==> flow/design.v <==
module SatTruncFP
  #(
    parameter	NB_XI  	= 20,
    parameter	NBF_XI	= 12,
    parameter	NB_XO	= 8,
    parameter	NBF_XO	= 6
    )
   (
    input [(NB_XI)-1:0]  i_data,
    output [(NB_XO)-1:0] o_data
    );
   localparam	NBI_XI	=	NB_XI	-	NBF_XI;
   localparam	NBI_XO	=	NB_XO	-	NBF_XO;
   wire [NB_XO-1:0] 	 aux_Sat;
   wire [NBF_XO-1:0] 	 aux_trunc;
   wire 		 condicion;
   wire [NB_XO-1:0] 	 resultado1;
   wire [NB_XO-1:0] 	 resultado2;
	generate
	   if (NBF_XI >= NBF_XO)
	     begin
		assign	aux_trunc = i_data[(NBF_XI-1):(NBF_XI - NBF_XO)];
	     end
	   else
	     begin
		assign	aux_trunc = {i_data[NBF_XI-1:0],{(NBF_XO - NBF_XI){1'b0}}};
	     end
	   if (NBI_XI > NBI_XO)
	     begin
		assign	condicion		=	(i_data[(NB_XI-2)-:(NBI_XI-NBI_XO)] == {(NBI_XI-NBI_XO){i_data[NB_XI-1]}});
		assign	resultado1		=	{i_data[(NB_XI-1)],{(NB_XO-1){~i_data[(NB_XI-1)]}}};
		assign	resultado2		=	{i_data[(NB_XI-1)],i_data[NBF_XI +:NBI_XO-1],aux_trunc};
		assign	aux_Sat			=	condicion	?	resultado2	:	resultado1;
	     end
	   else
	     begin
		if (NBI_XO == NBI_XI)
                  assign  aux_Sat = {i_data[(NB_XI-1)-:NBI_XI],aux_trunc};
		else
		  assign  aux_Sat	= {{(NBI_XO - NBI_XI){i_data[NB_XI-1]}},i_data[(NB_XI-1)-:NBI_XI],aux_trunc};
	     end
	endgenerate
   assign	o_data=aux_Sat;
endmodule
module filtro_fir
  #(
    parameter WW_INPUT  = 8,
    parameter WW_OUTPUT = 8
    ) 
   (
    input 			  clk,
    input 			  i_en,
    input 			  i_srst,
    input signed [ WW_INPUT-1:0]  i_data,
    output signed [WW_OUTPUT-1:0] o_data
    );
  localparam WW_COEFF = 8;
   reg  signed [WW_INPUT           -1:0] register [14:1];
   wire signed [         WW_COEFF  -1:0] coeff    [14:0];
   wire signed [WW_INPUT+WW_COEFF  -1:0] prod     [14:0];
   wire signed [WW_INPUT+WW_COEFF+1-1:0] sum      [8:1]; 
   wire signed [WW_INPUT+WW_COEFF+2-1:0] sum1     [4:1]; 
   wire signed [WW_INPUT+WW_COEFF+3-1:0] sum2     [2:1]; 
   wire signed [WW_INPUT+WW_COEFF+4-1:0] sum3; 
   reg signed [WW_INPUT+WW_COEFF   -1:0] prod_d   [14:0];
   reg signed [WW_INPUT+WW_COEFF+4 -1:0] sum3_d;
   reg signed [WW_INPUT+WW_COEFF+1 -1:0] sum_d    [8:1];
    assign coeff[ 0] = 8'hFF;
    assign coeff[ 1] = 8'hFF;
    assign coeff[ 2] = 8'hFF;
    assign coeff[ 3] = 8'h00;
    assign coeff[ 4] = 8'h03;
    assign coeff[ 5] = 8'h08;
    assign coeff[ 6] = 8'h0D;
    assign coeff[ 7] = 8'h10;
    assign coeff[ 8] = 8'h0D;
    assign coeff[ 9] = 8'h08;
    assign coeff[10] = 8'h03;
    assign coeff[11] = 8'h00;
    assign coeff[12] = 8'hFF;
    assign coeff[13] = 8'hFF;
    assign coeff[14] = 8'hFF;
  always @(posedge clk) begin
    if (i_srst == 1'b1) begin
      register[ 1] <= {WW_INPUT{1'b0}};
      register[ 2] <= {WW_INPUT{1'b0}};
      register[ 3] <= {WW_INPUT{1'b0}};
      register[ 4] <= {WW_INPUT{1'b0}};
      register[ 5] <= {WW_INPUT{1'b0}};
      register[ 6] <= {WW_INPUT{1'b0}};
      register[ 7] <= {WW_INPUT{1'b0}};
      register[ 8] <= {WW_INPUT{1'b0}};
      register[ 9] <= {WW_INPUT{1'b0}};
      register[10] <= {WW_INPUT{1'b0}};
      register[11] <= {WW_INPUT{1'b0}};
      register[12] <= {WW_INPUT{1'b0}};
      register[13] <= {WW_INPUT{1'b0}};
      register[14] <= {WW_INPUT{1'b0}};
    end else begin
      if (i_en == 1'b1) begin
        register[ 1] <= i_data;
        register[ 2] <= register[ 1];
        register[ 3] <= register[ 2];
        register[ 4] <= register[ 3];
        register[ 5] <= register[ 4];
        register[ 6] <= register[ 5];
        register[ 7] <= register[ 6];
        register[ 8] <= register[ 7];
        register[ 9] <= register[ 8];
        register[10] <= register[ 9];
        register[11] <= register[10];
        register[12] <= register[11];
        register[13] <= register[12];
	    register[14] <= register[13];
      end
    end
  end
  assign prod[ 0] = coeff[ 0] * i_data;
  assign prod[ 1] = coeff[ 1] * register[ 1];
  assign prod[ 2] = coeff[ 2] * register[ 2];
  assign prod[ 3] = coeff[ 3] * register[ 3];
  assign prod[ 4] = coeff[ 4] * register[ 4];
  assign prod[ 5] = coeff[ 5] * register[ 5];
  assign prod[ 6] = coeff[ 6] * register[ 6];
  assign prod[ 7] = coeff[ 7] * register[ 7];
  assign prod[ 8] = coeff[ 8] * register[ 8];
  assign prod[ 9] = coeff[ 9] * register[ 9];
  assign prod[10] = coeff[10] * register[10];
  assign prod[11] = coeff[11] * register[11];
  assign prod[12] = coeff[12] * register[12];
  assign prod[13] = coeff[13] * register[13];
  assign prod[14] = coeff[14] * register[14];
  always@(posedge clk) begin
    prod_d[ 0] <= prod[ 0];
    prod_d[ 1] <= prod[ 1];
    prod_d[ 2] <= prod[ 2];
    prod_d[ 3] <= prod[ 3];
    prod_d[ 4] <= prod[ 4];
    prod_d[ 5] <= prod[ 5];
    prod_d[ 6] <= prod[ 6];
    prod_d[ 7] <= prod[ 7];
    prod_d[ 8] <= prod[ 8];
    prod_d[ 9] <= prod[ 9];
    prod_d[10] <= prod[10];
    prod_d[11] <= prod[11];
    prod_d[12] <= prod[12];
    prod_d[13] <= prod[13];
    prod_d[14] <= prod[14];
  end
  assign sum[ 1] = prod_d[ 0] + prod_d[ 1]; 
  assign sum[ 2] = prod_d[ 2] + prod_d[ 3];
  assign sum[ 3] = prod_d[ 4] + prod_d[ 5];
  assign sum[ 4] = prod_d[ 6] + prod_d[ 7];
  assign sum[ 5] = prod_d[08] + prod_d[ 9];
  assign sum[ 6] = prod_d[10] + prod_d[11];
  assign sum[ 7] = prod_d[12] + prod_d[13];
  assign sum[ 8] = {prod_d[14][WW_INPUT+WW_COEFF-1],prod_d[14]};
  always@(posedge clk) begin
    sum_d[1] <= sum[1];
    sum_d[2] <= sum[2];
    sum_d[3] <= sum[3];
    sum_d[4] <= sum[4];
    sum_d[5] <= sum[5];
    sum_d[6] <= sum[6];
    sum_d[7] <= sum[7];
    sum_d[8] <= sum[8];
  end
  assign sum1[ 1] = sum_d[ 1] + sum_d[ 2]; 
  assign sum1[ 2] = sum_d[ 3] + sum_d[ 4];
  assign sum1[ 3] = sum_d[ 5] + sum_d[ 6];
  assign sum1[ 4] = sum_d[ 7] + sum_d[ 8];
  assign sum2[ 1] = sum1[ 1] + sum1[ 2]; 
  assign sum2[ 2] = sum1[ 3] + sum1[ 4];
  assign sum3 = sum2[ 1] + sum2[ 2]; 
  always@(posedge clk)
    sum3_d <= sum3;
  SatTruncFP
	inst_SatTruncFP_dataB
	(
	  .i_data(	sum3_d	),
	  .o_data(	o_data	)
	);
endmodule
; From RTL to reports: filtro_fir
; Tool output for the design above before and after an edit, in the order of the flow.
; Lines under "before" count in the file above, lines under "after" in the edited file.
; "delta": "after" minus "before" as printed here. "change_rel_pct": 100 x difference / "before".
; Operators: Yosys type, input widths -> output width; for muxes data width and select width s.
; Library cell names are shortened.
; A cell with n/a has no value.
[inputs]
top_module = filtro_fir
clock_port = clk
cell_library = sky130hd
corner = tt_025C_1v80

; Diff
; Unified diff, file above to edited file.
; A script made this edit. It changes what the design does and was not meant as an optimisation.
; begin of diff
@@ -170,5 +170,5 @@
   assign sum1[ 3] = sum_d[ 5] + sum_d[ 6];
   assign sum1[ 4] = sum_d[ 7] + sum_d[ 8];
-  assign sum2[ 1] = sum1[ 1] + sum1[ 2]; 
+  assign sum2[ 1] = sum1[ 1] ^ sum1[ 2]; 
   assign sum2[ 2] = sum1[ 3] + sum1[ 4];
   assign sum3 = sum2[ 1] + sum2[ 2]; 
; end of diff

; Elaborated design
; Counts by Yosys on the flattened word-level netlist (proc, flatten, opt, wreduce). Print and check cells are left out. Cells with the same type and inputs are merged into one.
[classes]
columns = element, before, after, delta, change_rel_pct
row1 = n_eq, 1, 1, 0, 0.00
row2 = n_mux, 1, 1, 0, 0.00
row3 = n_mul, 4, 4, 0, 0.00
row4 = logic, 1, 2, 1, 100.00
row5 = add_sub_neg, 18, 17, -1, -5.56
[ops]
columns = cell, before, after, delta, change_rel_pct
row1 = $add 18x18->19, 2, 1, -1, -50.00
row2 = $xor 18x18->18, 0, 1, 1, n/a
; Unchanged operator kinds not shown: 14.
[bits]
columns = element, before, after, delta, change_rel_pct
row1 = out_inout_bits, 8, 8, 0, 0.00
row2 = word_cells, 61, 61, 0, 0.00
row3 = regBits, 428, 428, 0, 0.00
row4 = in_bits, 11, 11, 0, 0.00

; Logic depth
; Yosys ltp: most cells in a row. Word level: on the elaborated netlist, between registers, memories and ports. Mapped: between sequential cells and ports; inverters and the memories' decode and read muxes count.
[depth]
columns = element, before, after, delta, change_rel_pct
row1 = depth_word, 3, 3, 0, 0.00
row2 = abc_area, 0, 0, n/a, n/a
row3 = ltp_mapped, 16, 23, 7, 43.75
row4 = ltp_nobuf, 16, 23, 7, 43.75

; Synthesis result
; Yosys stat after the flow's synthesis: flattened, memories mapped to cells. It holds for the ABC_AREA given above (unset counts as 0); a run with the other value may have another netlist.
[by_type]
columns = cell_type, before, after, delta, change_rel_pct
row1 = inv_1, 337, 197, -140, -41.54
row2 = fa_1, 121, 77, -44, -36.36
row3 = xnor2_1, 86, 123, 37, 43.02
row4 = ha_1, 163, 193, 30, 18.40
row5 = a21oi_1, 102, 124, 22, 21.57
row6 = nor2_1, 166, 181, 15, 9.04
row7 = nand2_1, 44, 58, 14, 31.82
row8 = o21ai_0, 39, 49, 10, 25.64
row9 = nor3_1, 19, 27, 8, 42.11
row10 = nor2b_1, 13, 21, 8, 61.54
row11 = nand3_1, 8, 15, 7, 87.50
row12 = xor2_1, 36, 42, 6, 16.67
row13 = and3_1, 1, 7, 6, 600.00
row14 = a21o_1, 17, 22, 5, 29.41
row15 = o211ai_1, 8, 3, -5, -62.50
row16 = o21ai_1, 1, 5, 4, 400.00
row17 = o21bai_1, 12, 15, 3, 25.00
row18 = and2_1, 2, 5, 3, 150.00
; Unchanged cell types not shown: 9.
; The list need not be complete.
[synth_totals]
columns = element, before, after, delta, change_rel_pct
row1 = stdcells, 1818, 1840, 22, 1.21
row2 = seqArea_mm2, 0.0082279, 0.0082279, 0.0000000, 0.00
row3 = ffs, 411, 411, 0, 0.00
row4 = mapped_area_mm2, 0.0189394, 0.0190358, 0.0000964, 0.51
row5 = n_buf, 38, 40, 2, 5.26
; By module: a second synthesis without flattening, with its own total; a netlist apart from the flattened one above.
[hier_totals]
columns = element, before, after, delta, change_rel_pct
row1 = cells_unflattened, 1916, 1965, 49, 2.56
row2 = area_unflattened_mm2, 0.0196564, 0.020093, 0.0004366, 2.22
; Rows give one instance, submodules left out.
[modules_before]
columns = mod, area_mm2, instances, seq_area_mm2, n_cells
row1 = filtro_fir, 0.0194512, 1, 0.008348, 1894
row2 = SatTruncFP, 0.0002052, 1, 0, 22
[modules_after]
columns = mod, area_mm2, instances, seq_area_mm2, n_cells
row1 = filtro_fir, 0.0198878, 1, 0.008348, 1943
row2 = SatTruncFP, 0.0002052, 1, 0, 22

; Path before layout
; Source: OpenSTA report_checks on the synthesized netlist (no wires, ideal clock, input and output delay 20% of the period each), path of least setup slack; recovery checks are left aside. Register names are those of the netlist, which keeps one name where synthesis merged equal registers.
[synth_timing]
columns = element, before, after, delta, change_rel_pct
row1 = kind, reg2reg, reg2reg, n/a, n/a
row2 = start, register sum_d[1][9], register sum_d[3][4], n/a, n/a
row3 = end, register sum3_d[18], register sum3_d[16], n/a, n/a
row4 = stages, 17, 21, 4, 23.53
row5 = arrival_ns, 4.345, 4.856, 0.511, 11.76
row6 = launch_ns, 0.000, 0.000, 0.000, n/a
row7 = path_delay_ns, 4.440, 4.928, 0.488, 10.99
row8 = path_slack_ns, 1.060, 0.572, -0.488, n/a
row9 = setup_ns, 0.095, 0.072, -0.023, n/a
row10 = required_time_ns, 5.405, 5.428, 0.023, 0.43
row11 = n_path_buf, 0, 0, 0, n/a
row12 = period_ns, 5.5, 5.5, 0.0, 0.00
row13 = period_less_setup_slack_ns, 4.44, 4.928, 0.488, 10.99
; "path_delay_ns" = arrival - input delay + setup time.
; "stages": output pins that drive a net of the path, with the launching flip-flop's if there is one; two outputs of one cell count as two.
; "period_less_setup_slack_ns" = period - worst setup slack (recovery checks aside). The figure is calculated, with input and output delays left at 20% of the set period.
; Between the ends stands the longest chain of elaborated cells between them, by number of cells; it is not shown to be the way that was timed. Of several equally long chains one is given.
; A line is the first line of the expression or statement that the cell stems from. Yosys adds cells for indexed reads and writes and turns some case tables into memories.
[synth_via_before]
path_cell_list = dfxtp_1 inv_1 fa_1 inv_1 fa_1 fa_1 inv_1 fa_1 inv_1 ha_1 a21oi_1 o2111ai_1 a31oi_1 o41ai_2 o21ai_1 or4b_2 o311ai_1
elab_chain_len = 3
cells_between = 3
cone_lines = 3
classes_between = add/sub (3)
[synth_lines_before]
columns = element, line_no
row1 = start: declaration, 67  ; reg signed [WW_INPUT+WW_COEFF+1 -1:0] sum_d    [8:1];
row2 = start: assignment, 159  ; sum_d[1] <= sum[1];
row3 = $add 17x16->18, 168  ; assign sum1[ 1] = sum_d[ 1] + sum_d[ 2];
row4 = $add 18x18->19, 172  ; assign sum2[ 1] = sum1[ 1] + sum1[ 2];
row5 = $add 19x19->20, 174  ; assign sum3 = sum2[ 1] + sum2[ 2];
row6 = end: assignment, 176  ; sum3_d <= sum3;
row7 = end: declaration, 66  ; reg signed [WW_INPUT+WW_COEFF+4 -1:0] sum3_d;
[synth_via_after]
path_cell_list = dfxtp_1 ha_1 a2111oi_4 a21boi_2 a21oi_1 o31a_1 or3_1 nand2_1 xnor2_1 fa_1 fa_1 inv_1 fa_1 inv_1 ha_1 a21oi_1 and2_1 a31oi_1 a21o_1 a21oi_1 xnor2_1
elab_chain_len = 3
cells_between = 3
cone_lines = 3
classes_between = add/sub (2); logic (1)
[synth_lines_after]
columns = element, line_no
row1 = start: declaration, 67  ; reg signed [WW_INPUT+WW_COEFF+1 -1:0] sum_d    [8:1];
row2 = start: assignment, 161  ; sum_d[3] <= sum[3];
row3 = $add 17x17->18, 169  ; assign sum1[ 2] = sum_d[ 3] + sum_d[ 4];
row4 = $xor 18x18->18, 172  ; assign sum2[ 1] = sum1[ 1] ^ sum1[ 2];
row5 = $add 19x19->20, 174  ; assign sum3 = sum2[ 1] + sum2[ 2];
row6 = end: assignment, 176  ; sum3_d <= sum3;
row7 = end: declaration, 66  ; reg signed [WW_INPUT+WW_COEFF+4 -1:0] sum3_d;

; Path in the finished layout
; From the final timing report of the runs of pair A: the path of least setup slack in the routed layout; clock arrival at registers is part of the times.
[layout_timing]
columns = element, before, after, delta, change_rel_pct
row1 = kind, reg2reg, reg2reg, n/a, n/a
row2 = start, register sum_d[3][15], register sum_d[4][0], n/a, n/a
row3 = end, register sum3_d[18], register sum3_d[19], n/a, n/a
row4 = arrival_ns, 5.07, 5.53, 0.46, 9.07
row5 = period_ns, 4.81, 4.81, 0.00, 0.00
row6 = path_slack_ns, 0.18, -0.23, -0.41, n/a
row7 = launch_ns, 0.54, 0.55, 0.01, 1.85
row8 = required_time_ns, 5.25, 5.30, 0.05, 0.95
row9 = stages, 17, 24, 7, 41.18
row10 = n_path_buf, 0, 3, 3, n/a
row11 = setup_ns, 0.10, 0.07, -0.03, n/a
; Between the ends stands the longest chain of elaborated cells between them, by number of cells; it is not shown to be the way that was timed. Of several equally long chains one is given.
[layout_via_before]
path_cell_list = dfxtp_1 inv_2 fa_1 inv_1 fa_1 fa_1 inv_1 fa_1 inv_1 ha_2 nand2_2 o2111ai_1 a31oi_2 o41ai_4 o21ai_2 or4b_2 o311ai_1
elab_chain_len = 3
cells_between = 3
cone_lines = 3
classes_between = add/sub (3)
[layout_lines_before]
columns = element, line_no
row1 = start: declaration, 67  ; reg signed [WW_INPUT+WW_COEFF+1 -1:0] sum_d    [8:1];
row2 = start: assignment, 161  ; sum_d[3] <= sum[3];
row3 = $add 17x17->18, 169  ; assign sum1[ 2] = sum_d[ 3] + sum_d[ 4];
row4 = $add 18x18->19, 172  ; assign sum2[ 1] = sum1[ 1] + sum1[ 2];
row5 = $add 19x19->20, 174  ; assign sum3 = sum2[ 1] + sum2[ 2];
row6 = end: assignment, 176  ; sum3_d <= sum3;
row7 = end: declaration, 66  ; reg signed [WW_INPUT+WW_COEFF+4 -1:0] sum3_d;
[layout_via_after]
path_cell_list = dfxtp_2 ha_4 inv_1 fa_2 nor2b_4 o21bai_4 buf_4 a21oi_2 buf_4 buf_6 o21a_4 nor3_4 o41ai_2 nor3_2 fa_1 inv_1 fa_1 fa_1 ha_4 a211oi_1 nand2_1 o21bai_4 a221oi_2 xnor2_1
elab_chain_len = 3
cells_between = 3
cone_lines = 3
classes_between = add/sub (2); logic (1)
[layout_lines_after]
columns = element, line_no
row1 = start: declaration, 67  ; reg signed [WW_INPUT+WW_COEFF+1 -1:0] sum_d    [8:1];
row2 = start: assignment, 162  ; sum_d[4] <= sum[4];
row3 = $add 17x17->18, 169  ; assign sum1[ 2] = sum_d[ 3] + sum_d[ 4];
row4 = $xor 18x18->18, 172  ; assign sum2[ 1] = sum1[ 1] ^ sum1[ 2];
row5 = $add 19x19->20, 174  ; assign sum3 = sum2[ 1] + sum2[ 2];
row6 = end: assignment, 176  ; sum3_d <= sum3;
row7 = end: declaration, 66  ; reg signed [WW_INPUT+WW_COEFF+4 -1:0] sum3_d;

; Measured runs
; Both versions went through the flow (Yosys, OpenROAD) with the same settings in each pair. Constraints: input delay and output delay 20% of the set period each, output load 0.01 pF.
[settings_pair_A]
CORE_UTILIZATION = 40
period_ns = 4.81
CAP_MARGIN = 20
CORE_MARGIN = 2
SLEW_MARGIN = 20
[results_pair_A]
columns = element, before, after, delta, change_rel_pct
row1 = die_mm2, 0.0491043, 0.0493506, 0.0002463, 0.50
row2 = power_total_w, 0.009209, 0.01022, 0.001011, 10.98
row3 = layout_stdcell_area_mm2, 0.0214118, 0.022648, 0.0012362, 5.77
row4 = ys_area_mm2, 0.0189394, 0.0190358, 0.0000964, 0.51
row5 = hold_worst_slack_ns, 0.323, 0.323, 0.000, n/a
row6 = total_negative_slack_ns, 0.000, -0.882, -0.882, n/a
row7 = clock_period_reached_ns, 4.632, 5.041, 0.409, 8.83
row8 = util_pct, 45.9, 48.4, 2.5, n/a
row9 = ws_setup_ns, 0.178, -0.231, -0.409, n/a
[settings_pair_B]
ABC_AREA = 0
CELL_PAD_IN_SITES_DETAIL_PLACEMENT = 0
CORE_ASPECT_RATIO = 1.19
CORE_MARGIN = 4
CORE_UTILIZATION = 20
GPL_ROUTABILITY_DRIVEN = 1
GPL_TIMING_DRIVEN = 0
period_ns = 5.98
CAP_MARGIN = 20
SLEW_MARGIN = 20
[results_pair_B]
columns = element, before, after, delta, change_rel_pct
row1 = die_mm2, 0.0997028, 0.100197, 0.0004942, 0.50
row2 = power_total_w, 0.006887, 0.00726, 0.000373, 5.42
row3 = layout_stdcell_area_mm2, 0.0218785, 0.0220136, 0.0001351, 0.62
row4 = ys_area_mm2, 0.0189394, 0.0190358, 0.0000964, 0.51
row5 = hold_worst_slack_ns, 0.324, 0.316, -0.008, n/a
row6 = total_negative_slack_ns, 0.000, 0.000, 0.000, n/a
row7 = clock_period_reached_ns, 4.803, 5.607, 0.804, 16.74
row8 = util_pct, 23.4, 23.3, -0.1, n/a
row9 = ws_setup_ns, 1.177, 0.373, -0.804, n/a
; "clock_period_reached_ns" = clock period - worst setup slack. The figure is calculated, with input and output delays left at 20% of the set period.
; "power_total_w" rests on the timing tool's default activity at the inputs, not on a simulated workload.
